==> flow/design.v <==
`timescale 1ns / 1ns
`timescale 1ns / 1ns
module alu #(
    parameter DATA_WIDTH = 16
) (
    input [DATA_WIDTH-1:0] data_in1,
    data_in2,
    input [1:0] op,
    output reg [DATA_WIDTH-1:0] data_out,
    output [2:0] flag
);
  reg carry;
  wire zero, neg;
  wire [16:0] data_in1_add, data_in2_add;
  assign data_in1_add = data_in1;
  assign data_in2_add = data_in2;
  always @(*) begin
    case (op)
      2'b00: {carry, data_out} = {1'b0, ~(data_in1 | data_in2)};
      2'b01: {carry, data_out} = data_in1_add + data_in2_add;
      2'b10: {carry, data_out} = {1'b0, data_in1};
      2'b11: {carry, data_out} = {1'b0, (data_in2 >> 1)};
    endcase
  end
  assign zero = ~(|data_out);
  assign neg  = data_out[DATA_WIDTH-1];
  assign flag = {zero, neg, carry};
endmodule
`timescale 1ns / 1ns
module register #(
    parameter N = 16
) (
    input clk,
    rst,
    en,
    input [N-1:0] data_in,
    output reg [N-1:0] data_out
);
  always @(posedge clk, negedge rst) begin
    if (!rst) begin
      data_out <= 0;
    end else begin
      if (en) begin
        data_out <= data_in;
      end
    end
  end
endmodule
`timescale 1ns / 1ns
module registerfile #(
    parameter N = 16,
    M = 5
) (
    input clk,
    en,
    input [N-1:0] wr_data,
    input [M-1:0] addr,
    output [N-1:0] rd_data
);
  reg [N-1:0] mem[(2**M)-1:0];
  assign rd_data = (addr == 29) ? 0 : ( (addr == 30) ? 16'h1 : ( (addr == 31) ? 16'hffff : mem[addr]));
  always @(posedge clk) begin
    if (en) begin
      mem[addr] <= wr_data;
    end
  end
endmodule
`timescale 1ns / 1ns
 `timescale 1ns / 1ns
module state (
    input            clk,
    rst,
    input      [2:0] op,
    output reg [3:0] state,
    input      [2:0] flag
);
  reg [3:0] nextstate;
  reg       br;
  always @(*) begin
    case (state)
      4'b0000: begin
        if (op == 3'b000) begin
          nextstate = 4'b0001;
        end else if (op == 3'b001) begin
          nextstate = 4'b0010;
        end else if (op == 3'b010) begin
          nextstate = 4'b0011;
        end else if (op == 3'b011) begin
          nextstate = 4'b1010;
        end else if (op == 3'b100) begin
          nextstate = 4'b0100;
        end else if (op == 3'b101) begin
          nextstate = 4'b0101;
        end else if (op == 3'b110) begin
          nextstate = 4'b1000;
        end else nextstate = 4'b0111;
      end
      4'b0001: begin
        nextstate = 4'b1010;
      end
      4'b0010: nextstate = 4'b1010;
      4'b0011: nextstate = 4'b1010;
      4'b0100: nextstate = 4'b1010;
      4'b0101: nextstate = 4'b0110;
      4'b0110: nextstate = 4'b1010;
      4'b0111: nextstate = 4'b1010;
      4'b1000:
      if (br) nextstate = 4'b1001;
      else nextstate = 4'b1010;
      4'b1001: nextstate = 4'b0000;
      4'b1010: nextstate = 4'b0000;
      default: nextstate = 4'b0000;
    endcase   
  end
  always @(posedge clk, negedge rst) begin
    if (!rst) begin
      state <= 4'b0000;
    end else begin
      state <= nextstate;
    end
  end
  always @(*) begin
    case (op)
      3'h0: br = 0;
      3'h1: br = flag[0];
      3'h2: br = flag[1];
      3'h3: br = flag[1] | flag[0];
      3'h4: br = flag[2];
      3'h5: br = flag[2] | flag[0];
      3'h6: br = flag[2] | flag[1];
      3'h7: br = 1;
      default: br = 0;
    endcase   
  end   
endmodule   
`timescale 1ns / 1ns
 `timescale 1ns / 1ns
module decode (
    input [2:0] op,
    input [3:0] state,
    output reg [13:0] dec
);
  always @(*) begin
    case (state)
      4'b0000: begin
        if (op == 3'b110) begin
          dec = 14'b1_1_x_x_xx_xx_1_0_0_1_0_0;
        end else if (op == 3'b101) begin
          dec = 14'b1_1_x_x_xx_xx_1_0_0_0_0_0;
        end else if (op == 3'b011) begin
          dec = 14'bx_1_0_x_1x_xx_0_0_1_0_0_0;
        end else begin
          dec = 14'bx_1_x_x_xx_xx_0_0_0_1_0_0;
        end
      end
      4'b0001: dec = 14'bx_1_x_1_xx_00_0_1_0_0_1_0;
      4'b0010: dec = 14'bx_1_x_1_xx_01_0_1_0_0_1_0;
      4'b0011: dec = 14'bx_0_x_0_1x_xx_0_1_0_0_0_0;
      4'b0100: dec = 14'bx_0_x_x_xx_xx_0_0_0_0_0_1;
      4'b0101: dec = 14'b1_1_x_0_00_xx_1_1_0_0_0_0;
      4'b0110: dec = 14'b1_1_x_0_01_xx_0_1_0_0_0_0;
      4'b1000: dec = 14'bx_1_1_x_xx_xx_0_0_1_0_0_0;
      4'b1001: dec = 14'b0_1_x_x_xx_xx_1_0_0_0_0_0;
      4'b0111: dec = 14'bx_1_x_1_xx_11_0_1_0_0_1_0;
      4'b1011: dec = 14'bx_1_0_x_xx_xx_0_0_0_0_0_1;
      4'b1010: dec = 14'b1_1_x_x_xx_xx_1_0_0_0_0_0;
      default: dec = 14'b0;
    endcase
  end
endmodule
`timescale 1ns / 1ns
module Temple #(
    parameter ADDR_WIDTH = 16,
    parameter DATA_WIDTH = 16
) (
    input                   clk,
    rst,
    output [ADDR_WIDTH-1:0] addr,
    input  [          15:0] rd_data,
    output [          15:0] wr_data,
    output                  en
);
  wire [15:0] pc_sel_data, acc_sel_data, reg_sel_data, imm_sel_data;
  wire [15:0] pc_out, add_out, acc_out;
  wire [15:0] regfile_out, rf_out, alu_out;
  wire [2:0] flag_out, alu_flag;
  wire pc_sel, acc_sel, reg_sel, addr_sel;
  wire pc_en, acc_en, regfile_en, flag_en, rf_en;
  wire [1:0] imm_sel, alu_op;
  wire [ 2:0] op;
  wire [ 3:0] state;
  wire [13:0] dec;
  wire [ 4:0] regfile_addr;
  wire [ 7:0] half_imm_data;
  assign {pc_sel,addr_sel,reg_sel,acc_sel,imm_sel[1:0],alu_op[1:0],pc_en,acc_en,regfile_en,rf_en,flag_en,en} = dec;
  state statemachine (
      .clk(clk),
      .rst(rst),
      .op(op),
      .state(state),
      .flag(flag_out)
  );
  decode decode (
      .op(op),
      .state(state),
      .dec(dec)
  );
  register PC (
      .clk(clk),
      .rst(rst),
      .en(pc_en),
      .data_in(pc_sel_data),
      .data_out(pc_out)
  );
  register Acc (
      .clk(clk),
      .rst(rst),
      .en(acc_en),
      .data_in(acc_sel_data),
      .data_out(acc_out)
  );
  register #(
      .N(3)
  ) flag (
      .clk(clk),
      .rst(rst),
      .en(flag_en),
      .data_in(alu_flag),
      .data_out(flag_out)
  );
  register regi (
      .clk(clk),
      .rst(rst),
      .en(rf_en),
      .data_in(regfile_out),
      .data_out(rf_out)
  );
  alu alu (
      .data_in1(rf_out),
      .data_in2(acc_out),
      .op(alu_op),
      .data_out(alu_out),
      .flag(alu_flag)
  );
  registerfile regfile (
      .clk(clk),
      .en(regfile_en),
      .wr_data(reg_sel_data),
      .rd_data(regfile_out),
      .addr(regfile_addr)
  );
  assign pc_sel_data = (pc_sel) ? add_out : rf_out;
  assign add_out = pc_out + 16'h1;
  assign acc_sel_data = (acc_sel) ? alu_out : imm_sel_data;
  assign reg_sel_data = (reg_sel) ? add_out : acc_out;
  assign addr = addr_sel ? {pc_out[15:1], 1'b0} : {rf_out[15:1], 1'b0};
  assign wr_data = acc_out;
  assign op = (pc_out[0]) ? rd_data[15:13] : rd_data[7:5];
  assign regfile_addr = (pc_out[0]) ? rd_data[12:8] : rd_data[4:0];
  assign half_imm_data = (pc_out[0]) ? rd_data[15:8] : rd_data[7:0];
  assign imm_sel_data = (imm_sel[1]) ? rd_data[15:0] : ( (imm_sel[0]) ? {half_imm_data, acc_out[7:0]} : {acc_out[15:8], half_imm_data});
endmodule   
Appendix: tool output

=== Step by step through the tools: Temple ===
Module Temple before and after one edit of its RTL, step after step.
"before" refers to lines of the RTL above, "after" to lines of the edited file.
"change" is "after" less "before", of the values as shown; "rel. change" is that difference over "before", in percent.
Cell names lack the library's common part.
Not given: -

* Top: Temple
* Clock input: clk
* Library: sky130hd
* Corner: tt_025C_1v80

=== Edit of the RTL ===
The edit as a unified diff against the file above.
The edit is scripted: it alters the design's behaviour and was not made to optimise anything.

<pre>
@@ -113,8 +113,6 @@
     endcase   
   end
-  always @(posedge clk, negedge rst) begin
-    if (!rst) begin
-      state <= 4'b0000;
-    end else begin
+  always @(posedge clk) begin
+    begin
       state <= nextstate;
     end
</pre>

=== After elaboration ===
Counts by Yosys on the flattened word-level netlist (proc, flatten, opt, wreduce; memories kept). Register bits leave out memories and registers merged into their read ports (data or address). Print and check cells are left out. Cells with the same type and inputs are merged into one.
Memory sizes are those after Yosys's memory passes, which may raise the word count (mostly to a power of two), join words into wider ones and drop unused or constant bits.

{| class="wikitable"
|+ Bit counts
! item !! before !! after !! change !! rel. change (%)
|-
| register bits || 55 || 55 || 0 || 0.00
|-
| memory bits (writable) || 512 || 512 || 0 || 0.00
|-
| memories || 1 || 1 || 0 || 0.00
|}

{| class="wikitable"
|+ Memory list
! item !! before !! after
|-
| words x width with read and write ports || regfile.mem 32 x 16 bit 1R1W || regfile.mem 32 x 16 bit 1R1W
|}

{| class="wikitable"
|+ Operators by class
! item !! before !! after !! change !! rel. change (%)
|-
| add/sub/neg operators || 2 || 2 || 0 || 0.00
|-
| eq/ne operators || 25 || 25 || 0 || 0.00
|-
| mux-type cells || 30 || 30 || 0 || 0.00
|-
| bitwise operators || 6 || 6 || 0 || 0.00
|-
| reductions and logical operators || 8 || 8 || 0 || 0.00
|}

{| class="wikitable"
|+ Operators with widths
! cell !! before !! after !! change !! rel. change (%)
|-
| 16-bit 2-to-1 mux || 10 || 10 || 0 || 0.00
|-
| 4-bit 2-to-1 mux || 7 || 7 || 0 || 0.00
|-
| 3-bit equality test with constant B || 4 || 4 || 0 || 0.00
|-
| 4-bit by 3-bit equality test with 1-bit output with constant B || 4 || 4 || 0 || 0.00
|-
| 4-bit equality test with constant B || 4 || 4 || 0 || 0.00
|-
| 5-bit equality test with constant B || 3 || 3 || 0 || 0.00
|-
| 1-bit bitwise OR || 3 || 3 || 0 || 0.00
|-
| 2-bit equality test with constant B || 2 || 2 || 0 || 0.00
|-
| 3-bit by 2-bit equality test with 1-bit output with constant B || 2 || 2 || 0 || 0.00
|-
| 4-bit by 2-bit equality test with 1-bit output with constant B || 2 || 2 || 0 || 0.00
|-
| 14-bit 2-to-1 mux || 2 || 2 || 0 || 0.00
|-
| 5-bit 2-to-1 mux || 2 || 2 || 0 || 0.00
|-
| 2-bit AND reduction || 2 || 2 || 0 || 0.00
|-
| 16-bit by 1-bit adder with 16-bit output with constant B || 1 || 1 || 0 || 0.00
|-
| 16-bit by 16-bit adder with 17-bit output || 1 || 1 || 0 || 0.00
|-
| 2-bit by 1-bit equality test with 1-bit output with constant B || 1 || 1 || 0 || 0.00
|-
| 3-bit by 1-bit equality test with 1-bit output with constant B || 1 || 1 || 0 || 0.00
|-
| 4-bit by 1-bit equality test with 1-bit output with constant B || 1 || 1 || 0 || 0.00
|-
| 2-bit logical NOT || 1 || 1 || 0 || 0.00
|-
| 3-bit logical NOT || 1 || 1 || 0 || 0.00
|-
| 4-bit logical NOT || 1 || 1 || 0 || 0.00
|-
| 1-bit 2-to-1 mux || 1 || 1 || 0 || 0.00
|-
| 12-bit 2-to-1 mux || 1 || 1 || 0 || 0.00
|-
| 2-bit 2-to-1 mux || 1 || 1 || 0 || 0.00
|-
| 3-bit 2-to-1 mux || 1 || 1 || 0 || 0.00
|-
| 8-bit 2-to-1 mux || 1 || 1 || 0 || 0.00
|-
| 3-bit by 1-bit != test with 1-bit output with constant B || 1 || 1 || 0 || 0.00
|-
| 1-bit NOT || 1 || 1 || 0 || 0.00
|}

Not every row of either side is listed.

=== Depth ===
Longest topological path by Yosys (ltp), each cell counted once; first at word level (registers and memories cut), then after technology mapping (sequential cells cut; the memories' decode and read muxes count).

{| class="wikitable"
|+ Depth
! item !! before !! after !! change !! rel. change (%)
|-
| depth after elaboration || 10 || 10 || 0 || 0.00
|-
| ABC_AREA || 0 || 0 || - || -
|-
| gate-level depth with buffers || 11 || 12 || +1 || +9.09
|-
| gate-level depth less buffers || 11 || 11 || 0 || 0.00
|}

=== Synthesis result ===
The flow's flattened synthesis, as Yosys stat reports it; memories are mapped. The netlist is that of the ABC_AREA named above (0 if unset); the other value can give another one.

{| class="wikitable"
|+ Cells by type
! cell type !! before !! after !! change !! rel. change (%)
|-
| o21ai_0 || 46 || 107 || +61 || +132.61
|-
| o21ai_1 || 32 || 3 || -29 || -90.62
|-
| clkbuf_1 || 31 || 52 || +21 || +67.74
|-
| a21oi_1 || 81 || 62 || -19 || -23.46
|-
| nand3_1 || 30 || 11 || -19 || -63.33
|-
| nand2_1 || 108 || 125 || +17 || +15.74
|-
| buf_2 || 31 || 17 || -14 || -45.16
|-
| dfrtp_1 || 61 || 51 || -10 || -16.39
|-
| buf_6 || 9 || 0 || -9 || -100.00
|-
| a31oi_1 || 13 || 21 || +8 || +61.54
|-
| inv_1 || 38 || 45 || +7 || +18.42
|-
| nor2_1 || 95 || 101 || +6 || +6.32
|-
| a21o_1 || 9 || 3 || -6 || -66.67
|-
| buf_4 || 9 || 3 || -6 || -66.67
|-
| nor3_2 || 6 || 0 || -6 || -100.00
|-
| a221o_1 || 1 || 7 || +6 || +600.00
|-
| nand2b_1 || 14 || 9 || -5 || -35.71
|-
| nand4_1 || 8 || 3 || -5 || -62.50
|}

Not every row of either side is listed.

{| class="wikitable"
|+ Synthesis totals
! item !! before !! after !! change !! rel. change (%)
|-
| cells in the netlist || 1,505 || 1,492 || -13 || -0.86
|-
| cell area after synthesis (µm²) || 24,050.6 || 23,518.8 || -531.8 || -2.21
|-
| mapped flip-flops || 560 || 550 || -10 || -1.79
|-
| buffers || 81 || 76 || -5 || -6.17
|}

By module: a second synthesis without flattening, with its own total; a netlist apart from the flattened one above.

{| class="wikitable"
|+ Unflattened totals
! item !! before !! after !! change !! rel. change (%)
|-
| cell total of the unflattened synthesis || 1,658 || 1,658 || 0 || 0.00
|-
| area (unflattened synthesis) (µm²) || 25,409.4 || 25,389.4 || -20.0 || -0.08
|}

Rows give one instance, submodules left out.

{| class="wikitable"
|+ By module, before
! module !! instances !! cells !! area (µm²)
|-
| registerfile || 1 || 1,039 || 19,839.0
|-
| register || 3 || 34 || 649.4
|-
| alu || 1 || 204 || 1,557.7
|-
| Temple || 1 || 242 || 1,448.9
|-
| decode || 1 || 39 || 262.8
|-
| state || 1 || 26 || 244.0
|-
| register (N=3) || 1 || 6 || 108.9
|}

{| class="wikitable"
|+ By module, after
! module !! instances !! cells !! area (µm²)
|-
| registerfile || 1 || 1,039 || 19,839.0
|-
| register || 3 || 34 || 649.4
|-
| alu || 1 || 204 || 1,557.7
|-
| Temple || 1 || 242 || 1,448.9
|-
| decode || 1 || 39 || 262.8
|-
| state || 1 || 26 || 224.0
|-
| register (N=3) || 1 || 6 || 108.9
|}

=== Path before layout ===
OpenSTA on the mapped netlist: ideal clock, no wires. The path of least setup slack (recovery checks aside). Input and output delay are each 20% of the period. Register names are those of the netlist, which keeps one name where synthesis merged equal registers.

{| class="wikitable"
|+ Timing post-synthesis
! item !! before !! after !! change !! rel. change (%)
|-
| kind || in2reg || in2reg || - || -
|-
| from || input port rd_data[0] || input port rd_data[9] || - || -
|-
| to || memory regfile.mem[11][0] || memory regfile.mem[10][0] || - || -
|-
| clock period (ns) || 7.0 || 7.0 || 0.0 || 0.00
|-
| library setup time (ns) || 0.388 || 0.388 || 0.000 || -
|-
| time at the first pin (ns) || 1.400 || 1.400 || 0.000 || 0.00
|-
| data arrival time (ns) || 3.154 || 3.434 || +0.280 || +8.88
|-
| path slack (ns) || 3.458 || 3.177 || -0.281 || -
|-
| path delay (ns) || 2.142 || 2.422 || +0.280 || +13.07
|-
| stages || 6 || 6 || 0 || 0.00
|-
| synthesis period reached (ns) || 3.542 || 3.823 || +0.281 || +7.93
|}

"path delay" = arrival - input delay + setup time.
"stages": output pins that drive a net of the path, with the launching flip-flop's if there is one; two outputs of one cell count as two.
"synthesis period reached" is the clock period less the worst setup slack; recovery checks do not enter. This is arithmetic on one report: input and output delays are still those of the set period (20% each).
Between the ends stands the longest chain of elaborated cells between them, by number of cells; it is not shown to be the way that was timed. Of several equally long chains one is given.
A line is the first line of the expression or statement that the cell stems from. Yosys adds cells for indexed reads and writes and turns some case tables into memories.

On the way, post-synthesis, before:
* Cell sequence: mux2_4 -> buf_6 -> buf_2 -> buf_2 -> o211ai_1 -> nor2_1
* Length of the longest elaborated chain: 2

{| class="wikitable"
|+ RTL lines, path post-synthesis, before
! item !! line !! RTL
|-
| from (decl) || 179 || <nowiki>input  [          15:0] rd_data,</nowiki>
|-
| 5-bit 2-to-1 mux || 259 || <nowiki>assign regfile_addr = (pc_out[0]) ? rd_data[12:8] : rd_data[4:0];</nowiki>
|-
| 5-bit 2-to-1 mux || 63 || <nowiki>if (en) begin</nowiki>
|-
| to (decl) || 60 || <nowiki>reg [N-1:0] mem[(2**M)-1:0];</nowiki>
|}

On the way, post-synthesis, after:
* Cell sequence: mux2_2 -> clkbuf_1 -> clkbuf_1 -> clkbuf_1 -> nand3_1 -> nor2_1
* Length of the longest elaborated chain: 2

{| class="wikitable"
|+ RTL lines, path post-synthesis, after
! item !! line !! RTL
|-
| from (decl) || 177 || <nowiki>input  [          15:0] rd_data,</nowiki>
|-
| 5-bit 2-to-1 mux || 257 || <nowiki>assign regfile_addr = (pc_out[0]) ? rd_data[12:8] : rd_data[4:0];</nowiki>
|-
| 5-bit 2-to-1 mux || 63 || <nowiki>if (en) begin</nowiki>
|-
| to (decl) || 60 || <nowiki>reg [N-1:0] mem[(2**M)-1:0];</nowiki>
|}

=== Path in the finished layout ===
From the final timing report of each run of pair A: the path of least setup slack in the routed layout; clock arrival at registers is part of the times.

{| class="wikitable"
|+ Timing after layout
! item !! before !! after !! change !! rel. change (%)
|-
| kind || reg2out || reg2out || - || -
|-
| from || register statemachine.state || register statemachine.state[0] || - || -
|-
| to || output port addr[9] || output port addr[6] || - || -
|-
| clock period (ns) || 5.54 || 5.54 || 0.00 || 0.00
|-
| output delay (ns) || 1.11 || 1.11 || 0.00 || 0.00
|-
| time at the first pin (ns) || 0.61 || 0.61 || 0.00 || 0.00
|-
| data arrival time (ns) || 3.41 || 3.17 || -0.24 || -7.04
|-
| path slack (ns) || 1.02 || 1.27 || +0.25 || -
|-
| stages || 7 || 8 || +1 || +14.29
|}

Where an end lacks its bit number, it is one bit of the signal, or one of the new flip-flops if synthesis recoded a state register.
Between the ends stands the longest chain of elaborated cells between them, by number of cells; it is not shown to be the way that was timed. Of several equally long chains one is given.

On the way, after layout, before:
* Cell sequence: dfrtp_1 -> or3_1 -> nor2_1 -> nand3_1 -> buf_4 -> o21ai_0 -> clkdlybuf4s50_1

{| class="wikitable"
|+ RTL lines, path after layout, before
! item !! line !! RTL
|-
| from (decl) || 74 || <nowiki>output reg [3:0] state,</nowiki>
|-
| from (assign) || 117 || <nowiki>state <= 4'b0000;</nowiki>
|-
| from (assign) || 119 || <nowiki>state <= nextstate;</nowiki>
|-
| to (decl) || 178 || <nowiki>output [ADDR_WIDTH-1:0] addr,</nowiki>
|}

before: Chain of elaborated cells between the ends: none given.

On the way, after layout, after:
* Cell sequence: dfxtp_1 -> nor2_1 -> o21ai_0 -> o31a_1 -> buf_4 -> nand2_1 -> o21ai_0 -> clkdlybuf4s50_1
* Length of the longest elaborated chain: 3

{| class="wikitable"
|+ RTL lines, path after layout, after
! item !! line !! RTL
|-
| from (decl) || 74 || <nowiki>output reg [3:0] state,</nowiki>
|-
| from (assign) || 117 || <nowiki>state <= nextstate;</nowiki>
|-
| 4-bit equality test || 142 || <nowiki>case (state)</nowiki>
|-
| 14-bit case mux with 12-bit select || 142 ||
|-
| 16-bit 2-to-1 mux || 254 || <nowiki>assign addr = addr_sel ? {pc_out[15:1], 1'b0} : {rf_out[15:1], 1'b0};</nowiki>
|-
| to (decl) || 176 || <nowiki>output [ADDR_WIDTH-1:0] addr,</nowiki>
|}

=== Layout results ===
Runs of the flow (Yosys, OpenROAD) on both versions; the two runs of a pair have the same settings. The constraints put input and output delay at 20% of the set period each and load the outputs with 0.01 pF.

Flow settings, pair A:
* CORE_UTILIZATION: 40
* PLACE_DENSITY: 0.6
* period_ns: 5.54
* CAP_MARGIN: 20
* CORE_MARGIN: 2
* SLEW_MARGIN: 20

{| class="wikitable"
|+ Measured results, pair A
! item !! before !! after !! change !! rel. change (%)
|-
| chip area after synthesis (Yosys) (µm²) || 24,050.6 || 23,518.8 || -531.8 || -2.21
|-
| overall die area (µm²) || 62,103.1 || 60,752.4 || -1,350.7 || -2.17
|-
| standard-cell area after routing (µm²) || 27,672.8 || 27,440.1 || -232.7 || -0.84
|-
| utilization (%) || 46.7 || 47.4 || +0.7 || -
|-
| worst setup slack after layout (ns) || 1.020 || 1.266 || +0.246 || -
|-
| final setup TNS (ns) || 0.000 || 0.000 || 0.000 || -
|-
| final worst hold slack (ns) || 0.474 || 0.503 || +0.029 || -
|-
| total power of the final layout (µW) || 14,255 || 15,502 || +1,247 || +8.75
|-
| achieved period (ns) || 4.520 || 4.274 || -0.246 || -5.44
|}

Flow settings, pair B:
* ABC_AREA: 0
* CELL_PAD_IN_SITES_DETAIL_PLACEMENT: 0
* CORE_UTILIZATION: 58
* GPL_ROUTABILITY_DRIVEN: 0
* PLACE_DENSITY: 0.91
* SETUP_SLACK_MARGIN: 0.75
* SLEW_MARGIN: 20
* period_ns: 4.36
* CAP_MARGIN: 20
* CORE_MARGIN: 2

{| class="wikitable"
|+ Measured results, pair B
! item !! before !! after !! change !! rel. change (%)
|-
| chip area after synthesis (Yosys) (µm²) || 24,050.6 || 23,518.8 || -531.8 || -2.21
|-
| overall die area (µm²) || 43,112.3 || 42,176.8 || -935.5 || -2.17
|-
| standard-cell area after routing (µm²) || 27,398.8 || 26,923.3 || -475.5 || -1.74
|-
| utilization (%) || 67.0 || 67.5 || +0.5 || -
|-
| worst setup slack after layout (ns) || 0.757 || 0.806 || +0.049 || -
|-
| final setup TNS (ns) || 0.000 || 0.000 || 0.000 || -
|-
| total power of the final layout (µW) || 18,073 || 19,619 || +1,546 || +8.55
|-
| achieved period (ns) || 3.603 || 3.554 || -0.049 || -1.36
|}

"achieved period" is the run's clock period less its worst setup slack. It is reckoned from that one timing run; input and output delays stay at 20% of the period that was set.
"total power of the final layout" is the tool's figure for a default switching activity; nothing was simulated.
